==> flow/design.v <==
module averager
    #(parameter int
        power = 8,  
        N = 12)     
    (
        input logic clk,
        reset,
        EN,
        input logic [N-1:0] Din,    
        output logic [N-1:0] Q      
    );
    logic [N-1:0] REG_ARRAY [2**power:1];
    logic [power+N-1:0] sum;
    assign Q = sum[power+N-1:power];
    always_ff @(posedge clk) begin
        if (reset) begin
            sum <= 0;
            for (int j = 1; j <= 2**power; j++) begin
                REG_ARRAY[j] <= 0;
            end
        end
        else if (EN) begin
            sum <= sum + Din - REG_ARRAY[2**power];
            for (int j = 2**power; j > 1; j--) begin
                REG_ARRAY[j] <= REG_ARRAY[j-1];
            end
            REG_ARRAY[1] <= Din;
        end
    end
endmodule
module adc_processing #(
    parameter int SCALING_FACTOR = 310866,
    parameter int SHIFT_FACTOR   = 19,
    parameter int NEGATIVE_FACTOR = 12
) (
    input  logic        clk,
    input  logic        reset,
    input  logic        ready,
    input  logic [15:0] data,
    output logic [15:0] ave_data,
    output logic [15:0] scaled_adc_data
);
    localparam int SCALING_FACTOR_WIDTH = $clog2(SCALING_FACTOR) + 1;
    localparam int INTERMEDIATE_WIDTH = 16 + SCALING_FACTOR_WIDTH;
    logic [INTERMEDIATE_WIDTH-1:0] scaled_adc_data_temp; 
    logic [15:0] scaled_adc_data_pipe;
    averager #(
        .power(8),  
        .N(16)      
    ) AVERAGER (
        .reset(reset),
        .clk(clk),
        .EN(ready),
        .Din(data),
        .Q(ave_data)
    );
    always_ff @(posedge clk) begin
        if (reset) begin
            scaled_adc_data <= 0;
            scaled_adc_data_temp <= 0;
            scaled_adc_data_pipe <= 0;
        end
        else if (ready) begin
            scaled_adc_data_temp <= ave_data * SCALING_FACTOR;             
            scaled_adc_data_pipe <= scaled_adc_data_temp >> SHIFT_FACTOR;  
            scaled_adc_data      <= scaled_adc_data_pipe - 12;             
        end                                                
    end                                                    
endmodule
; ---- From RTL to reports: adc_processing
; Each step is given for the RTL above and for the edited RTL.
; Lines under "orig" count in the file above, lines under "edited" in the edited file.
; "change": "edited" minus "orig" as printed here.
; Operators: Yosys type, input widths -> output width; for muxes data width and select width s.
; Cell names lack the library's common part.
; A cell with - has no value.
[design]
top = adc_processing
clock = clk
library = sky130hd
lib_corner = tt_025C_1v80

; ---- Edit of the RTL
; The edit as a unified diff against the file above.
; The edited RTL no longer does the same as the RTL above: the edit was made by script, with no optimisation intended.
; begin of diff
@@ -64,5 +64,5 @@
             scaled_adc_data_temp <= ave_data * SCALING_FACTOR;             
             scaled_adc_data_pipe <= scaled_adc_data_temp >> SHIFT_FACTOR;  
-            scaled_adc_data      <= scaled_adc_data_pipe - 12;             
+            scaled_adc_data      <= scaled_adc_data_pipe ^ 12;             
         end                                                
     end                                                    
; end of diff

; ---- Word level
; Source: Yosys, flattened and elaborated. Widths are those after wreduce; folded enables and synchronous resets count as part of the registers. Registers that Yosys merges into a memory's read port (data or address) are not register bits. Print and check cells do not count. Equal cells are merged and count once.
[word_totals]
columns = element, orig, edited, change
row1 = output_inout_bits, 32, 32, 0
row2 = word_cells, 264, 264, 0
row3 = input_bits, 19, 19, 0
row4 = ff_bits, 4186, 4186, 0
[op_classes]
columns = element, orig, edited, change
row1 = n_mul, 1, 1, 0
row2 = n_logic, 0, 1, 1
row3 = addsub, 3, 2, -1
[op_table]
columns = operator, orig, edited, change
row1 = $sub 16x4->16 const B, 1, 0, -1
row2 = $not 2->2, 0, 1, 1
; Operator kinds equal on both sides are left out: 3.

; ---- Logic depth
; Depth = most cells in a row (Yosys ltp): at word level without a register or memory, in the mapped netlist without a sequential cell, where the memories' decode and read muxes count.
[logic_depth]
columns = element, orig, edited, change
row1 = ltp_word, 2, 2, 0
row2 = abc_area, 0, 0, -
row3 = mapped_depth, 18, 21, 3
row4 = depth_no_buf, 18, 20, 2

; ---- After synthesis
; Yosys stat after the flow's synthesis: flattened, memories mapped to cells. It holds for the ABC_AREA given above (unset counts as 0); a run with the other value may have another netlist.
[by_type]
columns = cell, orig, edited, change
row1 = buf_1, 132, 298, 166
row2 = buf_2, 129, 21, -108
row3 = clkbuf_1, 677, 609, -68
row4 = a21oi_1, 52, 37, -15
row5 = mux2i_1, 4131, 4144, 13
row6 = nand2_1, 39, 26, -13
row7 = a211oi_1, 21, 9, -12
row8 = nor2_1, 4171, 4180, 9
row9 = o21ai_1, 12, 3, -9
row10 = o21ai_0, 26, 18, -8
row11 = xnor2_1, 21, 13, -8
row12 = xor2_1, 15, 9, -6
row13 = nand3_1, 13, 19, 6
row14 = inv_1, 206, 201, -5
row15 = nand4_1, 11, 6, -5
row16 = o21a_1, 6, 1, -5
row17 = o31ai_1, 5, 0, -5
row18 = nor2b_1, 4, 0, -4
; Cell types equal on both sides are left out: 10.
; Not every row of either side is listed.
[mapped]
columns = element, orig, edited, change
row1 = cells, 14248, 14163, -85
row2 = n_buf, 954, 951, -3
row3 = ffs, 4168, 4168, 0
row4 = synth_area_mm2, 0.1513927, 0.1508184, -0.0005743
row5 = seq_area_mm2, 0.08344, 0.08344, 0.00000
; The figures by module come from a second, unflattened synthesis with its own total; it is not the netlist above.
[hier_totals]
columns = element, orig, edited, change
row1 = cells_unflattened, 14279, 14248, -31
row2 = hier_area_mm2, 0.1518631, 0.1517631, -0.0001000
; Rows give one instance, submodules left out.
[modules_orig]
columns = mod, seq_area_mm2, mod_area_mm2, cells, instances
row1 = averager, 0.0824791, 0.1450641, 13565, 1
row2 = adc_processing, 0.0009609, 0.006799, 714, 1
[modules_edited]
columns = mod, seq_area_mm2, mod_area_mm2, cells, instances
row1 = averager, 0.0824791, 0.1450641, 13565, 1
row2 = adc_processing, 0.0009609, 0.0066989, 683, 1

; ---- Timing after synthesis
; OpenSTA on the mapped netlist: ideal clock, no wires. The path of least setup slack (recovery checks aside). Input and output delay are each 20% of the period. Register names are those of the netlist, which keeps one name where synthesis merged equal registers.
[synth_path]
columns = element, orig, edited, change
row1 = kind, reg2reg, reg2reg, -
row2 = startpoint, register AVERAGER.sum[13], register AVERAGER.sum[13], -
row3 = endpoint, register scaled_adc_data_temp[28], register scaled_adc_data_temp[33], -
row4 = setup_ns, 0.128, 0.079, -0.049
row5 = launch_ns, 0.000, 0.000, 0.000
row6 = required_ns, 9.872, 9.921, 0.049
row7 = path_slack_ns, 4.338, 4.205, -0.133
row8 = arrival_time_ns, 5.534, 5.716, 0.182
row9 = period_ns, 10.0, 10.0, 0.0
row10 = path_buffers, 0, 0, 0
row11 = path_delay_ns, 5.662, 5.795, 0.133
row12 = path_stages, 19, 21, 2
row13 = period_less_setup_slack_ns, 5.662, 5.795, 0.133
; "path_delay_ns" = arrival - input delay + setup time.
; "path_stages": output pins that drive a net of the path, with the launching flip-flop's if there is one; two outputs of one cell count as two.
; "period_less_setup_slack_ns" is the clock period less the worst setup slack; recovery checks do not enter. This is arithmetic on one report: input and output delays are still those of the set period (20% each).
; The rows between start and end are the longest chain of elaborated cells between them; the timing report does not say that the signal goes this way. Where chains are equally long, one stands for them.
; A line is the first line of the expression or statement that the cell stems from. Yosys adds cells for indexed reads and writes and turns some case tables into memories.
[synth_between_orig]
cell_sequence = dfxtp_1 > fa_1 > xor2_1 > ha_1 > or2_2 > fa_1 > fa_1 > fa_1 > inv_1 > fa_1 > inv_1 > ha_1 > and2_2 > a2111o_1 > a31o_1 > o221a_4 > a221oi_2 > xor2_1 > o21ai_1
elab_chain_cells = 1
cells_between = 1
lines_between = 1
cone_classes = 1 x mul
[synth_lines_orig]
columns = element, line
row1 = start: declaration, 13  ; logic [power+N-1:0] sum;
row2 = start: assignment, 17  ; sum <= 0;
row3 = start: assignment, 23  ; sum <= sum + Din - REG_ARRAY[2**power];
row4 = $mul 16x18->34, 64  ; scaled_adc_data_temp <= ave_data * SCALING_FACTOR;
row5 = end: assignment, 60  ; scaled_adc_data_temp <= 0;
row6 = end: assignment, 64
[synth_between_edited]
cell_sequence = dfxtp_1 > fa_1 > inv_1 > fa_1 > inv_1 > fa_1 > fa_1 > fa_1 > inv_1 > fa_1 > inv_1 > ha_1 > nand2_1 > o21ai_1 > a21oi_1 > o311a_2 > o31ai_4 > a221o_2 > a31oi_1 > or4_1 > o211ai_1
elab_chain_cells = 1
cells_between = 1
lines_between = 1
cone_classes = 1 x mul
[synth_lines_edited]
columns = element, line
row1 = start: declaration, 13  ; logic [power+N-1:0] sum;
row2 = start: assignment, 17  ; sum <= 0;
row3 = start: assignment, 23  ; sum <= sum + Din - REG_ARRAY[2**power];
row4 = $mul 16x18->34, 64  ; scaled_adc_data_temp <= ave_data * SCALING_FACTOR;
row5 = end: assignment, 60  ; scaled_adc_data_temp <= 0;
row6 = end: assignment, 64

; ---- Timing after layout
; Path of least setup slack in the final report of the runs of pair 1 (OpenROAD, finished layout, wires in). Where an end is a register, its clock arrival counts in the times.
[layout_path]
columns = element, orig, edited, change
row1 = kind, reg2reg, reg2reg, -
row2 = startpoint, register AVERAGER.sum[13], register AVERAGER.sum[13], -
row3 = endpoint, register scaled_adc_data_temp[28], register scaled_adc_data_temp[32], -
row4 = setup_ns, 0.12, 0.09, -0.03
row5 = arrival_time_ns, 6.99, 7.26, 0.27
row6 = path_slack_ns, 3.78, 3.53, -0.25
row7 = launch_ns, 0.90, 0.89, -0.01
row8 = period_ns, 10.0, 10.0, 0.0
row9 = required_ns, 10.77, 10.79, 0.02
row10 = path_buffers, 0, 0, 0
row11 = path_stages, 19, 21, 2
; The rows between start and end are the longest chain of elaborated cells between them; the timing report does not say that the signal goes this way. Where chains are equally long, one stands for them.
[layout_between_orig]
cell_sequence = dfxtp_1 > fa_1 > xor2_1 > ha_1 > or2_2 > fa_1 > fa_1 > fa_1 > inv_1 > fa_1 > inv_1 > ha_1 > and2_2 > a2111o_1 > a31o_1 > o221a_4 > a221oi_2 > xor2_1 > o21ai_1
elab_chain_cells = 1
cells_between = 1
lines_between = 1
cone_classes = 1 x mul
[layout_lines_orig]
columns = element, line
row1 = start: declaration, 13  ; logic [power+N-1:0] sum;
row2 = start: assignment, 17  ; sum <= 0;
row3 = start: assignment, 23  ; sum <= sum + Din - REG_ARRAY[2**power];
row4 = $mul 16x18->34, 64  ; scaled_adc_data_temp <= ave_data * SCALING_FACTOR;
row5 = end: assignment, 60  ; scaled_adc_data_temp <= 0;
row6 = end: assignment, 64
[layout_between_edited]
cell_sequence = dfxtp_1 > fa_1 > xor2_1 > ha_1 > or2_2 > fa_1 > fa_1 > fa_1 > inv_1 > fa_1 > inv_1 > ha_1 > nand4_1 > nor3_1 > nand2_1 > a21oi_1 > o21ai_0 > a21boi_0 > o21ai_0 > nor3b_1 > o32ai_1
elab_chain_cells = 1
cells_between = 1
lines_between = 1
cone_classes = 1 x mul
[layout_lines_edited]
columns = element, line
row1 = start: declaration, 13  ; logic [power+N-1:0] sum;
row2 = start: assignment, 17  ; sum <= 0;
row3 = start: assignment, 23  ; sum <= sum + Din - REG_ARRAY[2**power];
row4 = $mul 16x18->34, 64  ; scaled_adc_data_temp <= ave_data * SCALING_FACTOR;
row5 = end: assignment, 60  ; scaled_adc_data_temp <= 0;
row6 = end: assignment, 64

; ---- Layout results
; Runs of the flow (Yosys, OpenROAD) on both versions; the two runs of a pair have the same settings. The constraints put input and output delay at 20% of the set period each and load the outputs with 0.01 pF.
[settings_pair_1]
CORE_UTILIZATION = 50
PLACE_DENSITY = 0.6
period_ns = 10.0
CAP_MARGIN = 20
CORE_MARGIN = 2
SLEW_MARGIN = 20
[results_pair_1]
columns = element, orig, edited, change
row1 = setup_tns_ns, 0.000, 0.000, 0.000
row2 = post_synth_area_mm2, 0.1513927, 0.1508184, -0.0005743
row3 = hold_ws_ns, 0.451, 0.453, 0.002
row4 = period_reached_ns, 6.220, 6.466, 0.246
row5 = power_total_mw, 41.204, 40.848, -0.356
row6 = worst_setup_slack_ns, 3.780, 3.534, -0.246
row7 = cell_area_final_mm2, 0.168664, 0.168376, -0.000288
row8 = finalUtil_frac, 0.558, 0.561, 0.003
row9 = design_die_area_mm2, 0.307204, 0.306047, -0.001157
[settings_pair_2]
ABC_AREA = 1
CORE_UTILIZATION = 60
CTS_CLUSTER_SIZE = 26
GPL_ROUTABILITY_DRIVEN = 1
GPL_TIMING_DRIVEN = 1
MIN_ROUTING_LAYER = met1
PLACE_DENSITY_LB_ADDON = 0.15
SETUP_SLACK_MARGIN = 1.19
SLEW_MARGIN = 35
TNS_END_PERCENT = 40
period_ns = 6.47
CAP_MARGIN = 20
CORE_MARGIN = 2
[results_pair_2]
columns = element, orig, edited, change
row1 = setup_tns_ns, 0.000, 0.000, 0.000
row2 = post_synth_area_mm2, 0.1501803, 0.1501327, -0.0000476
row3 = hold_ws_ns, 0.424, 0.418, -0.006
row4 = period_reached_ns, 5.057, 5.035, -0.022
row5 = power_total_mw, 67.397, 67.961, 0.564
row6 = worst_setup_slack_ns, 1.413, 1.435, 0.022
row7 = cell_area_final_mm2, 0.164398, 0.163947, -0.000451
row8 = finalUtil_frac, 0.661, 0.659, -0.002
row9 = design_die_area_mm2, 0.254318, 0.254238, -0.000080
; "period_reached_ns" is the run's clock period less its worst setup slack. It is reckoned from that one timing run; input and output delays stay at 20% of the period that was set.
; "power_total_mw" rests on the timing tool's default activity at the inputs, not on a simulated workload.
